==> flow/design.v <==
module control(
    input logic [6:0]op_cc, 
    input logic [2:0]fun3_c, 
    input logic [6:0]fun7_c, 
    input logic calu_br, 
    output logic cmem_wr, 
    output logic cbr, 
    output logic cmem_rd, 
    output logic creg_wr, 
    output logic cmem_reg, 
    output logic [5:0] calu_op, 
    output logic [2:0] cop_a, 
    output logic cop_b, 
    output logic i_type,  
    output logic r_type,
    output logic s_type,
    output logic sb_type,
    output logic u_type,
    output logic uj_type
);
    localparam  
                R_TYPE = 7'b0110011 , 
                R_TYPEW = 7'b0111011 , 
                I_TYPEL = 7'b0000011 , 
                I_TYPE = 7'b0010011 , 
                I_TYPEW = 7'b0011011 , 
                I_TYPEJ = 7'b1100111 , 
                I_TYPEE = 7'b1100111 , 
                S_TYPE = 7'b0100011 , 
                SB_TYPE = 7'b1100011 , 
                U_TYPE = 7'b0010111 , 
                UJ_TYPE = 7'b1101111 ; 
    assign creg_wr = ( (op_cc == R_TYPE) | (op_cc == R_TYPEW) | (op_cc == I_TYPE) | (op_cc == I_TYPEW)
                        | (op_cc == I_TYPEJ) | (op_cc == I_TYPEL) | (op_cc == U_TYPE) | (op_cc == UJ_TYPE)
                        | (op_cc == 7'h37)  
                      ) ? 1'b1 : 1'b0 ;
    assign cop_a = ( (op_cc == R_TYPE) | (op_cc == R_TYPEW) | (op_cc == I_TYPE) | (op_cc == I_TYPEW) | (op_cc == I_TYPEJ)
                        | (op_cc == I_TYPEL) | (op_cc == SB_TYPE)
                    ) ? 1'b1 : 1'b0 ;
    assign cop_b = ( (op_cc == R_TYPE) | (op_cc == R_TYPEW) | (op_cc == SB_TYPE) | (op_cc == S_TYPE)
                    ) ? 1'b1 : 1'b0 ;
    assign cmem_wr = (op_cc == S_TYPE) ? 1'b1 : 1'b0 ;
    assign cmem_rd = (op_cc == I_TYPEL) ? 1'b1 : 1'b0 ;
    assign cmem_reg = (op_cc == I_TYPEL) ? 1'b1 : 1'b0 ;
    assign cbr = (op_cc == SB_TYPE) && (calu_br == 1'b1) ? 1'b1 : 1'b0 ;
    assign i_type = ( (op_cc == I_TYPE) | (op_cc == I_TYPEE) | (op_cc == I_TYPEJ) | (op_cc == I_TYPEL)
                     | (op_cc == I_TYPEW) ) ? 1'b1 : 1'b0 ; 
    assign r_type = ( (op_cc == R_TYPE) | (op_cc == R_TYPEW) ) ? 1'b1 : 1'b0 ;
    assign s_type = (op_cc == S_TYPE) ? 1'b1 : 1'b0 ;
    assign sb_type = (op_cc == SB_TYPE) ? 1'b1 : 1'b0 ;
    assign u_type = (op_cc == U_TYPE) ? 1'b1 : 1'b0 ;
    assign uj_type = (op_cc == UJ_TYPE) ? 1'b1 : 1'b0 ;
    assign calu_op =   ((op_cc == 7'h03) && (fun3_c == 3'h0)) ? 6'd1 :  
                       ((op_cc == 7'h03) && (fun3_c == 3'h1)) ? 6'd2 :   
                       ((op_cc == 7'h03) && (fun3_c == 3'h2)) ? 6'd3 :   
                       ((op_cc == 7'h03) && (fun3_c == 3'h3)) ? 6'd4 :   
                       ((op_cc == 7'h03) && (fun3_c == 3'h4)) ? 6'd5 :   
                       ((op_cc == 7'h03) && (fun3_c == 3'h5)) ? 6'd6 :   
                       ((op_cc == 7'h03) && (fun3_c == 3'h6)) ? 6'd7 :   
                       ((op_cc == 7'h13) && (fun3_c == 3'h0)) ? 6'd8 :   
                       ((op_cc == 7'h13) && (fun3_c == 3'h1) && (fun7_c == 7'h0)) ? 6'd9 :   
                       ((op_cc == 7'h13) && (fun3_c == 3'h2)) ? 6'd10 :   
                       ((op_cc == 7'h13) && (fun3_c == 3'h3)) ? 6'd11 :   
                       ((op_cc == 7'h13) && (fun3_c == 3'h4)) ? 6'd12 :   
                       ((op_cc == 7'h13) && (fun3_c == 3'h5) && (fun7_c == 7'h00)) ? 6'd13 :   
                       ((op_cc == 7'h13) && (fun3_c == 3'h5) && (fun7_c == 7'h20)) ? 6'd14 :   
                       ((op_cc == 7'h13) && (fun3_c == 3'h6)) ? 6'd15 :   
                       ((op_cc == 7'h13) && (fun3_c == 3'h7)) ? 6'd16 :   
                       ((op_cc == 7'h17)) ? 6'd17 :   
                       ((op_cc == 7'h23) && (fun3_c == 3'h0)) ? 6'd18 :   
                       ((op_cc == 7'h23) && (fun3_c == 3'h1)) ? 6'd19 :   
                       ((op_cc == 7'h23) && (fun3_c == 3'h2)) ? 6'd20 :   
                       ((op_cc == 7'h23) && (fun3_c == 3'h3)) ? 6'd21 :   
                       ((op_cc == 7'h33) && (fun3_c == 3'h0) && (fun7_c == 7'h00)) ? 6'd22 :   
                       ((op_cc == 7'h33) && (fun3_c == 3'h0) && (fun7_c == 7'h20)) ? 6'd23 :   
                       ((op_cc == 7'h33) && (fun3_c == 3'h1) && (fun7_c == 7'h00)) ? 6'd24 :   
                       ((op_cc == 7'h33) && (fun3_c == 3'h2) && (fun7_c == 7'h00)) ? 6'd25 :   
                       ((op_cc == 7'h33) && (fun3_c == 3'h3) && (fun7_c == 7'h00)) ? 6'd26 :   
                       ((op_cc == 7'h33) && (fun3_c == 3'h4) && (fun7_c == 7'h00)) ? 6'd27 :   
                       ((op_cc == 7'h33) && (fun3_c == 3'h5) && (fun7_c == 7'h00)) ? 6'd28 :   
                       ((op_cc == 7'h33) && (fun3_c == 3'h5) && (fun7_c == 7'h20)) ? 6'd29 :   
                       ((op_cc == 7'h33) && (fun3_c == 3'h6) && (fun7_c == 7'h00)) ? 6'd30 :   
                       ((op_cc == 7'h33) && (fun3_c == 3'h7) && (fun7_c == 7'h00)) ? 6'd31 :   
                       ((op_cc == 7'h37)) ? 6'd32 :   
                       ((op_cc == 7'h63) && (fun3_c == 3'h0)) ? 6'd33 :   
                       ((op_cc == 7'h63) && (fun3_c == 3'h1)) ? 6'd34 :   
                       ((op_cc == 7'h63) && (fun3_c == 3'h4)) ? 6'd35 :   
                       ((op_cc == 7'h63) && (fun3_c == 3'h5)) ? 6'd36 :   
                       ((op_cc == 7'h63) && (fun3_c == 3'h6)) ? 6'd37 :   
                       ((op_cc == 7'h63) && (fun3_c == 3'h7)) ? 6'd38 :   
                       ((op_cc == 7'h67) && (fun3_c == 3'h0)) ? 6'd39 :   
                       ((op_cc == 7'h6F)) ? 6'd40 : 6'd0 ;  
endmodule
module imm_gen(
        input logic [31:0] instr,  
        output logic [31:0] imm  
    );
    always_comb begin
        imm = 32'd0;
        if (instr[6:0] == 7'h03 || instr[6:0] == 7'h13 || instr[6:0] == 7'h1B || instr[6:0] == 7'h67 || instr[6:0] == 7'h73)begin  
            imm = {{20{instr[31]}}, {instr [31:20]}};
        end
        else if (instr[6:0] == 7'h23)begin  
            imm = { {20{instr[31]}}, {instr [31:25],instr [11:7]}};
        end
        else if (instr[6:0] == 7'h63)begin  
            imm = { {19{instr[31]}},instr[31],instr[7],instr [30:25] ,instr[11:8],1'b0 };
        end
        else if (instr[6:0] == 7'h17 || instr[6:0] == 7'h37)begin  
            imm = {instr[31:12],12'b0};
        end
        else if (instr[6:0] == 7'h6F)begin  
            imm = { {11{instr[31]}}, instr[31], instr[19:12], instr[20], instr[30:21], 1'b0};
        end
    end
endmodule
module alu(
    input logic clk,
    input logic rst,  
    input logic [31:0] aop_a,
    input logic [31:0] aop_b,
    input logic [31:0] aimm,
    input logic [5:0] alu_op,
    input logic [31:0] apc,
    output logic cond,  
    output logic branch,
    output logic [31:0] result
);
always_comb begin
    cond = 1'b0;
    if (alu_op ==  6'd33)begin  
        if (aop_a == aop_b)begin
            cond = 1'b1;
        end 
    end
    if (alu_op ==  6'd34)begin  
        if (aop_a != aop_b)begin
            cond = 1'b1;
        end 
    end
    if (alu_op == 6'd35)begin  
        if ($signed(aop_a) < $signed(aop_b))begin
            cond = 1'b1;
        end 
    end
    if (alu_op == 6'd36)begin  
        if ($signed(aop_a) >= $signed(aop_b))begin
            cond = 1'b1;
        end     
    end
    if ($unsigned(alu_op) == $unsigned(6'd37))begin  
        if (aop_a < aop_b)begin
            cond = 1'b1;
        end 
    end
    if ($unsigned(alu_op) ==  $unsigned(6'd38))begin  
        if (aop_a >= aop_b)begin
            cond = 1'b1;
        end 
    end
end
always_ff @(posedge clk) begin
    if (rst == 1'b1)begin
        result <= 32'd0;
        branch <= 1'b0;
    end
    else begin
    branch <= cond;
    if (alu_op ==  6'd1)begin  
        result <= aop_a + aimm;
    end
    if (alu_op ==  6'd2)begin  
        result <= aop_a + aimm;
    end
    if (alu_op ==  6'd3)begin  
        result <= aop_a + aimm;
    end
    if (alu_op ==  6'd4)begin  
        result <= aop_a + aimm;
    end
    if (alu_op ==  6'd5)begin  
        result <= aop_a + aimm;
    end
    if (alu_op ==  6'd6)begin  
        result <= aop_a + aimm;
    end
    if (alu_op ==  6'd7)begin  
        result <= aop_a + aimm;
    end
    if (alu_op ==  6'd8)begin  
        result <= aop_a + aimm;
    end
    if (alu_op ==  6'd9)begin  
        result <= aop_a << aimm[4:0];
    end
    if (alu_op ==  6'd10)begin  
        result <= $signed(aop_a) < $signed(aimm) ? 32'd1 : 32'd0;
    end
    if ($unsigned(alu_op) == $unsigned(6'd11))begin  
        result <= aop_a < aimm ? 32'd1 : 32'd0;
    end
    if (alu_op ==  6'd12)begin  
        result <= aop_a ^ aimm;
    end
    if (alu_op ==  6'd13)begin  
        result <= aop_a >> aimm[4:0];
    end
    if (alu_op ==  6'd14)begin  
        result <= $signed(aop_a) >>> aimm[4:0];
    end
    if (alu_op ==  6'd15)begin  
        result <= aop_a | aimm;
    end
    if (alu_op ==  6'd16)begin  
        result <= aop_a & aimm;
    end
    if (alu_op ==  6'd17)begin  
        result <= apc + aimm;
    end
    if (alu_op ==  6'd18)begin  
        result <= aop_a + aimm;
    end
    if (alu_op ==  6'd19)begin  
        result <= aop_a + aimm;
    end
    if (alu_op ==  6'd20)begin  
        result <= aop_a + aimm;
    end
    if (alu_op ==  6'd21)begin  
        result <= aop_a + aimm;
    end
    if (alu_op ==  6'd22)begin  
        result <= aop_a + aop_b;
    end
    if (alu_op ==  6'd23)begin  
        result <= aop_a - aop_b;
    end
    if (alu_op ==  6'd24)begin  
        result <= aop_a << aop_b[4:0];
    end
    if (alu_op ==  6'd25)begin  
        result <= $signed(aop_a) < $signed(aop_b) ? 32'd1 : 32'd0;
    end
    if ($unsigned(alu_op) ==  $unsigned(6'd26))begin  
        result <= aop_a < aop_b ? 32'd1 : 32'd0;
    end
    if (alu_op ==  6'd27)begin  
        result <= aop_a ^ aop_b;
    end
    if (alu_op ==  6'd28)begin  
        result <= aop_a >> aop_b[4:0];
    end
    if (alu_op ==  6'd29)begin  
        result <= $signed(aop_a) >>> aop_b[4:0];
    end
    if (alu_op ==  6'd30)begin  
        result <= aop_a | aop_b;
    end
    if (alu_op ==  6'd31)begin  
        result <= aop_a & aop_b;
    end
    if (alu_op ==  6'd32)begin  
        result <= aimm;
    end
    if (alu_op ==  6'd39)begin  
        result <= apc + 32'd4;
    end
    if (alu_op ==  6'd40)begin  
        result <= apc + 32'd4;
    end
    end
end
endmodule
module ifu(
    input logic ibranch,  
    input logic i_typej,  
    input logic sb_type,  
    input logic uj_type,  
    input logic [31:0] iop_a,  
    input logic [31:0] imm,
    input logic [31:0] pci,  
    input logic clk, 
    input logic rst,  
    output logic [31:0] pc  
);
always_ff @(posedge clk) begin
    if (rst == 1'b1)begin
    pc <= 32'd0;
    end
    else if (sb_type == 1'b1 && ibranch == 1'b1)begin  
    pc <= pci + imm;
    end
    else if (i_typej == 1'b1)begin  
    pc <= (iop_a + imm) & 32'hFFFF_FFFE;
    end
    else if (uj_type == 1'b1)begin  
    pc <= pci + imm;
    end
    else begin
        pc <= pci + 32'd4;
    end
end
endmodule
module bolt_exec(
    input logic clk,
    input logic rst,  
    input logic [31:0] instr,  
    input logic [31:0] rs1,  
    input logic [31:0] rs2,  
    input logic [31:0] pc,  
    output logic [31:0] result,  
    output logic [31:0] next_pc,  
    output logic branch,  
    output logic reg_wr,  
    output logic mem_wr,  
    output logic mem_rd  
);
    logic cmem_wr, cbr, cmem_rd, creg_wr, cmem_reg, cop_b;
    logic [2:0] cop_a;
    logic [5:0] calu_op;
    logic i_type, r_type, s_type, sb_type, u_type, uj_type;
    logic [31:0] imm;
    logic cond;
    control u_control (
        .op_cc(instr[6:0]), .fun3_c(instr[14:12]), .fun7_c(instr[31:25]), .calu_br(cond),
        .cmem_wr(cmem_wr), .cbr(cbr), .cmem_rd(cmem_rd), .creg_wr(creg_wr), .cmem_reg(cmem_reg),
        .calu_op(calu_op), .cop_a(cop_a), .cop_b(cop_b),
        .i_type(i_type), .r_type(r_type), .s_type(s_type), .sb_type(sb_type), .u_type(u_type),
        .uj_type(uj_type)
    );
    imm_gen u_imm_gen (.instr(instr), .imm(imm));
    alu u_alu (
        .clk(clk), .rst(rst), .aop_a(rs1), .aop_b(rs2), .aimm(imm), .alu_op(calu_op), .apc(pc),
        .cond(cond), .branch(branch), .result(result)
    );
    ifu u_ifu (
        .ibranch(cbr), .i_typej(calu_op == 6'd39), .sb_type(sb_type), .uj_type(calu_op == 6'd40),
        .iop_a(rs1), .imm(imm), .pci(pc), .clk(clk), .rst(rst), .pc(next_pc)
    );
    always_ff @(posedge clk) begin
        if (rst == 1'b1)begin
            reg_wr <= 1'b0;
            mem_wr <= 1'b0;
            mem_rd <= 1'b0;
        end
        else begin
            reg_wr <= creg_wr;
            mem_wr <= cmem_wr;
            mem_rd <= cmem_rd;
        end
    end
endmodule
* Reports on bolt_exec
What the tools print for bolt_exec, step after step. Line numbers count from 1 in the design file above. Operators: Yosys type, input widths -> output width; for muxes data width and select width s. Library cell names are shortened. A cell with -- has no value.
Design: design top bolt_exec, clock clk, standard-cell library sky130hd, timing corner tt_025C_1v80

* Word-level counts
Source: Yosys, flattened and elaborated, memories not mapped. Widths are those after wreduce. Registers that Yosys merges into a memory's read port (data or address) are not register bits. Print and check cells do not count.
Cells by class: shifts and indexed selects 6, muxes and demuxes 103, magnitude comparators 6, equality and inequality tests 62, reduce/logical cells 57, $add $sub $neg 5, bitwise logic cells 14
Operators by type and width (count):
- $mux 32 | 42
- $mux 6 | 40
- $lt 32x32->1 | 4
- $add 32x32->32 | 3
- $eq 6x5->1 const B | 16
- $ge 32x32->1 | 2
- $and 32x32->32 | 2
- $or 32x32->32 | 2
- $xor 32x32->32 | 2
- $shl 32x5->32 | 2
- $shr 32x5->32 | 2
- $sshr 32x5->32 | 2
- $eq 6x6->1 const B | 9
- $logic_and 1x1->1 | 49
- $eq 6x4->1 const B | 8
- $eq 7x6->1 const B | 5
- $reduce_bool 34->1 | 1
- $add 32x3->32 const B | 1
- $sub 32x32->32 | 1
- $eq 32x32->1 | 1
- $ne 32x32->1 | 1
- $eq 7x7->1 const B | 4
- $eq 6x3->1 const B | 4
- $eq 7x5->1 const B | 3
- $mux 1 | 21
- $eq 3x3->1 const B | 4
- $eq 6x2->1 const B | 2
- $or 1x1->1 | 8
Not listed: further kinds 7, cells in them 12.
Word-level totals: input port bits 130, register bits after elaboration 68, output and inout port bits 68, word-level cells 259

* Depth
Depth = most cells in a row (Yosys ltp): at word level without a register or memory, in the mapped netlist without a sequential cell, where the memories' decode and read muxes count.
Logic depth: depth in word-level cells 76, ABC_AREA 1, mapped depth 47, depth with buffers taken out 46

* Netlist
Source: synth_stat.txt of the flow (Yosys; design flattened, memories mapped). It holds for the ABC_AREA given above (unset counts as 0); a run with the other value may have another netlist. The area totals of this step are shown rounded.
Synthesis totals: mapped flip-flops 68, mapped area 24400 µm², sequential area 1360 µm², cell count 4678, buffers 241
Cell types:
- nand2_1 | count 1590, total area 5.97E+03 µm²
- ha_1 | count 243, total area 3.04E+03 µm²
- nand3_1 | count 489, total area 2.45E+03 µm²
- inv_1 | count 554, total area 2.08E+03 µm²
- a21oi_1 | count 390, total area 1.95E+03 µm²
- o21ai_0 | count 277, total area 1386.33 µm²
- dfxtp_1 | count 68, total area 1.36E+03 µm²
- nor2_1 | count 262, total area 983.443 µm²
- xor2_1 | count 103, total area 902.115 µm²
- clkbuf_1 | count 151, total area 566.794 µm²
- nand4_1 | count 57, total area 356.592 µm²
- o21ai_1 | count 63, total area 315.302 µm²
- o211ai_1 | count 40, total area 300.288 µm²
- buf_2 | count 56, total area 280.269 µm²
- nor3_1 | count 43, total area 215.206 µm²
- or2_2 | count 31, total area 193.936 µm²
- xnor2_1 | count 17, total area 148.893 µm²
- a221oi_1 | count 16, total area 140.134 µm²
Other cell types: 34; their cells: 228.

* Worst setup path after synthesis
Source: OpenSTA report_checks on the synthesized netlist (no wires, ideal clock, input and output delay 20% of the period each), path of least setup slack; recovery checks are left aside. Register names are those of the netlist, which keeps one name where synthesis merged equal registers.
Timing path after synthesis: path kind input to register, start point in instr[1], end point reg u_alu.result[26], data required time 6430 ps, library setup time 70 ps, slack 1204 ps, data arrival time 5226 ps, launch time at the first pin 1300 ps, period 6500 ps, path delay 3996 ps, path buffers 1, driving pins on the path 35, external input delay 1300 ps, synthesis period reached 5296 ps
"path delay" = arrival - input delay + setup time. "driving pins on the path": output pins that drive a net of the path, with the launching flip-flop's if there is one; two outputs of one cell count as two. "synthesis period reached" is the clock period less the worst setup slack; recovery checks do not enter. This is arithmetic on one report: input and output delays are still those of the set period (20% each). Between the ends stands the longest chain of elaborated cells between them, by number of cells; it is not shown to be the way that was timed. Of several equally long chains one is given. A line is the first line of the expression or statement that the cell stems from. Yosys adds cells for indexed reads and writes and turns some case tables into memories. At most two assigning lines are given for a register; there are more.
Between the ends, after synthesis: cell sequence nand2_1 -> nor2_2 -> o21ai_1 -> nand3_2 -> nand2_1 -> buf_4 -> nand2_1 -> ha_1 -> fa_1 -> nand3_1 -> nand2_1 -> nand2_1 -> nand2_1 -> a21boi_0 -> o21ai_0 -> a21oi_1 -> o21ai_0 -> a21oi_1 -> o21ai_0 -> or2_2 -> nand3_1 -> nand2_1 -> nand2_1 -> nand2_1 -> nand2_1 -> nand2_1 -> nand2_1 -> nand2_1 -> nand2_1 -> nand2_1 -> nand2_1 -> nand2_1 -> nand2_1 -> nand2_1 -> a21oi_1, length of the longest elaborated chain 76, elaborated cells on any way between the ends 185, classes of those cells add/sub (2); eq/ne (45); shift (3); mux (79); logic (3); reduce/logical (53)
RTL lines, path after synthesis:
- from (decl) | RTL line 307 | input logic [31:0] instr,
- $eq 7x7->1 | RTL line 92 | ((op_cc == 7'h6F)) ? 6'd40 : 6'd0 ;
- $mux 6 | RTL line 92
- $mux 6 | RTL line 91 | ((op_cc == 7'h67) && (fun3_c == 3'h0)) ? 6'd39 :
- $mux 6 | RTL line 90 | ((op_cc == 7'h63) && (fun3_c == 3'h7)) ? 6'd38 :
- $mux 6 | RTL line 89 | ((op_cc == 7'h63) && (fun3_c == 3'h6)) ? 6'd37 :
- $mux 6 | RTL line 88 | ((op_cc == 7'h63) && (fun3_c == 3'h5)) ? 6'd36 :
- $mux 6 | RTL line 87 | ((op_cc == 7'h63) && (fun3_c == 3'h4)) ? 6'd35 :
- [... 62 more ...]
- $mux 32 | RTL line 250 | if (alu_op ==  6'd28)begin
- $mux 32 | RTL line 253 | if (alu_op ==  6'd29)begin
- $mux 32 | RTL line 256 | if (alu_op ==  6'd30)begin
- $mux 32 | RTL line 259 | if (alu_op ==  6'd31)begin
- $mux 32 | RTL line 262 | if (alu_op ==  6'd32)begin
- $mux 32 | RTL line 265 | if (alu_op ==  6'd39)begin
- $mux 32 | RTL line 268 | if (alu_op ==  6'd40)begin
- to (assign) | RTL line 266 | result <= apc + 32'd4;
- to (assign) | RTL line 269 | result <= apc + 32'd4;
- to (decl) | RTL line 127 | output logic [31:0] result

* Worst path after layout
From the final timing report of run 3: the path of least setup slack in the routed layout; clock arrival at registers is part of the times. The report prints the path's times to 10 ps; the period is as set.
Timing path after layout: path kind input to register, start point in instr[1], end point reg u_alu.result[19], external input delay 1630 ps, path buffers 2, library setup time 120 ps, data arrival time 7530 ps, period 8150 ps, launch time at the first pin 1630 ps, data required time 8390 ps, driving pins on the path 43, slack 870 ps
Between the ends stands the longest chain of elaborated cells between them, by number of cells; it is not shown to be the way that was timed. Of several equally long chains one is given. At most two assigning lines are given for a register; there are more.
Between the ends, after layout: cell sequence clkdlybuf4s50_1 -> nand2_1 -> nor2_2 -> o21ai_1 -> nand3_2 -> a21oi_1 -> nor2_1 -> clkinv_1 -> buf_4 -> nand2_1 -> inv_1 -> ha_1 -> nand2_1 -> inv_1 -> nand2_1 -> nor3_1 -> a21oi_1 -> o21ai_1 -> [... 7 more ...] -> nand2_1 -> nand2_1 -> nand2_1 -> nand2_1 -> nand2_1 -> nand2_1 -> nand2_1 -> nand2_1 -> nand2_1 -> nand2_1 -> nand2_1 -> nand2_1 -> nand2_1 -> nand2_1 -> nand2_1 -> nand2_1 -> nand2_1 -> a21oi_1, length of the longest elaborated chain 76, elaborated cells on any way between the ends 185, classes of those cells add/sub (2); eq/ne (45); shift (3); mux (79); logic (3); reduce/logical (53)
RTL lines, path after layout:
- from (decl) | RTL line 307 | input logic [31:0] instr,
- $eq 7x7->1 | RTL line 92 | ((op_cc == 7'h6F)) ? 6'd40 : 6'd0 ;
- $mux 6 | RTL line 92
- $mux 6 | RTL line 91 | ((op_cc == 7'h67) && (fun3_c == 3'h0)) ? 6'd39 :
- $mux 6 | RTL line 90 | ((op_cc == 7'h63) && (fun3_c == 3'h7)) ? 6'd38 :
- $mux 6 | RTL line 89 | ((op_cc == 7'h63) && (fun3_c == 3'h6)) ? 6'd37 :
- $mux 6 | RTL line 88 | ((op_cc == 7'h63) && (fun3_c == 3'h5)) ? 6'd36 :
- $mux 6 | RTL line 87 | ((op_cc == 7'h63) && (fun3_c == 3'h4)) ? 6'd35 :
- [... 62 more ...]
- $mux 32 | RTL line 250 | if (alu_op ==  6'd28)begin
- $mux 32 | RTL line 253 | if (alu_op ==  6'd29)begin
- $mux 32 | RTL line 256 | if (alu_op ==  6'd30)begin
- $mux 32 | RTL line 259 | if (alu_op ==  6'd31)begin
- $mux 32 | RTL line 262 | if (alu_op ==  6'd32)begin
- $mux 32 | RTL line 265 | if (alu_op ==  6'd39)begin
- $mux 32 | RTL line 268 | if (alu_op ==  6'd40)begin
- to (assign) | RTL line 266 | result <= apc + 32'd4;
- to (assign) | RTL line 269 | result <= apc + 32'd4;
- to (decl) | RTL line 127 | output logic [31:0] result

Measured data: module bolt_exec, platform sky130hd, 6 stored runs of the flow under differing settings, order arbitrary. Input and output delays are each 20% of the period that was set; the output load is 0.01 pF.
"clock period achieved" is the run's clock period less its worst setup slack. It is reckoned from that one timing run; input and output delays stay at 20% of the period that was set.
"total power of the final layout" rests on the timing tool's default activity at the inputs, not on a simulated workload.
Results are given in rounded form.

* Run 1 | settings: CAP_MARGIN 25; CORE_MARGIN 6; CORE_UTILIZATION 48; MAX_ROUTING_LAYER met5; MIN_ROUTING_LAYER met1; PLACE_DENSITY_LB_ADDON 0.14; SETUP_SLACK_MARGIN -0.14; TNS_END_PERCENT 40; period_ns 3.97; SLEW_MARGIN 20 | incomplete, routing halted on GRT-0116
* Run 2 | settings: CELL_PAD_IN_SITES_DETAIL_PLACEMENT 1; CELL_PAD_IN_SITES_GLOBAL_PLACEMENT 3; CORE_MARGIN 8; CORE_UTILIZATION 45; CTS_CLUSTER_DIAMETER 290; HOLD_SLACK_MARGIN -0.03; MIN_ROUTING_LAYER met1; PLACE_DENSITY_LB_ADDON 0.19; SETUP_SLACK_MARGIN 0.19; TNS_END_PERCENT 10; period_ns 5.14; CAP_MARGIN 20; SLEW_MARGIN 20 | incomplete, placement halted on FLW-0024
* Run 3 | settings: ABC_AREA 1; CAP_MARGIN 40; CELL_PAD_IN_SITES_GLOBAL_PLACEMENT 2; CORE_MARGIN 8; CORE_UTILIZATION 28; CTS_CLUSTER_SIZE 52; SETUP_SLACK_MARGIN 0.5; period_ns 8.15; SLEW_MARGIN 20 | results: utilization of the finished layout 33.4 %; final worst hold slack 464 ps; total power of the final layout 2340 µW; setup slack of the worst path 868 ps; mapped cell area after synthesis 24400 µm²; total negative setup slack 0 ps; area of the die 96800 µm²; clock period achieved 7282 ps
* Run 4 | settings: CORE_UTILIZATION 28; SETUP_SLACK_MARGIN 0.5; period_ns 6.5; CAP_MARGIN 20; CORE_MARGIN 2; SLEW_MARGIN 20 | results: utilization of the finished layout 38.9 %; total negative setup slack 0 ps; clock period achieved 6009 ps; final worst hold slack 525 ps; total power of the final layout 3460 µW; area of the die 92700 µm²; mapped cell area after synthesis 25300 µm²; setup slack of the worst path 491 ps
* Run 5 | settings: CAP_MARGIN 0; CELL_PAD_IN_SITES_DETAIL_PLACEMENT 1; CORE_ASPECT_RATIO 2.0; CORE_MARGIN 8; CORE_UTILIZATION 67; CTS_CLUSTER_SIZE 60; GPL_TIMING_DRIVEN 0; MAX_ROUTING_LAYER met5; MIN_ROUTING_LAYER met2; PLACE_DENSITY 0.78; SETUP_SLACK_MARGIN -0.3; SLEW_MARGIN 5; period_ns 4.18 | incomplete, placement halted on DPL-0033
* Run 6 | settings: CAP_MARGIN 15; CELL_PAD_IN_SITES_DETAIL_PLACEMENT 2; CORE_MARGIN 9; CORE_UTILIZATION 28; CTS_CLUSTER_SIZE 53; HOLD_SLACK_MARGIN 0.19; MAX_ROUTING_LAYER met4; MIN_ROUTING_LAYER met2; PLACE_DENSITY_LB_ADDON 0.13; SLEW_MARGIN 10; TNS_END_PERCENT 95; period_ns 3.64 | incomplete, clock tree synthesis halted on DPL-0033
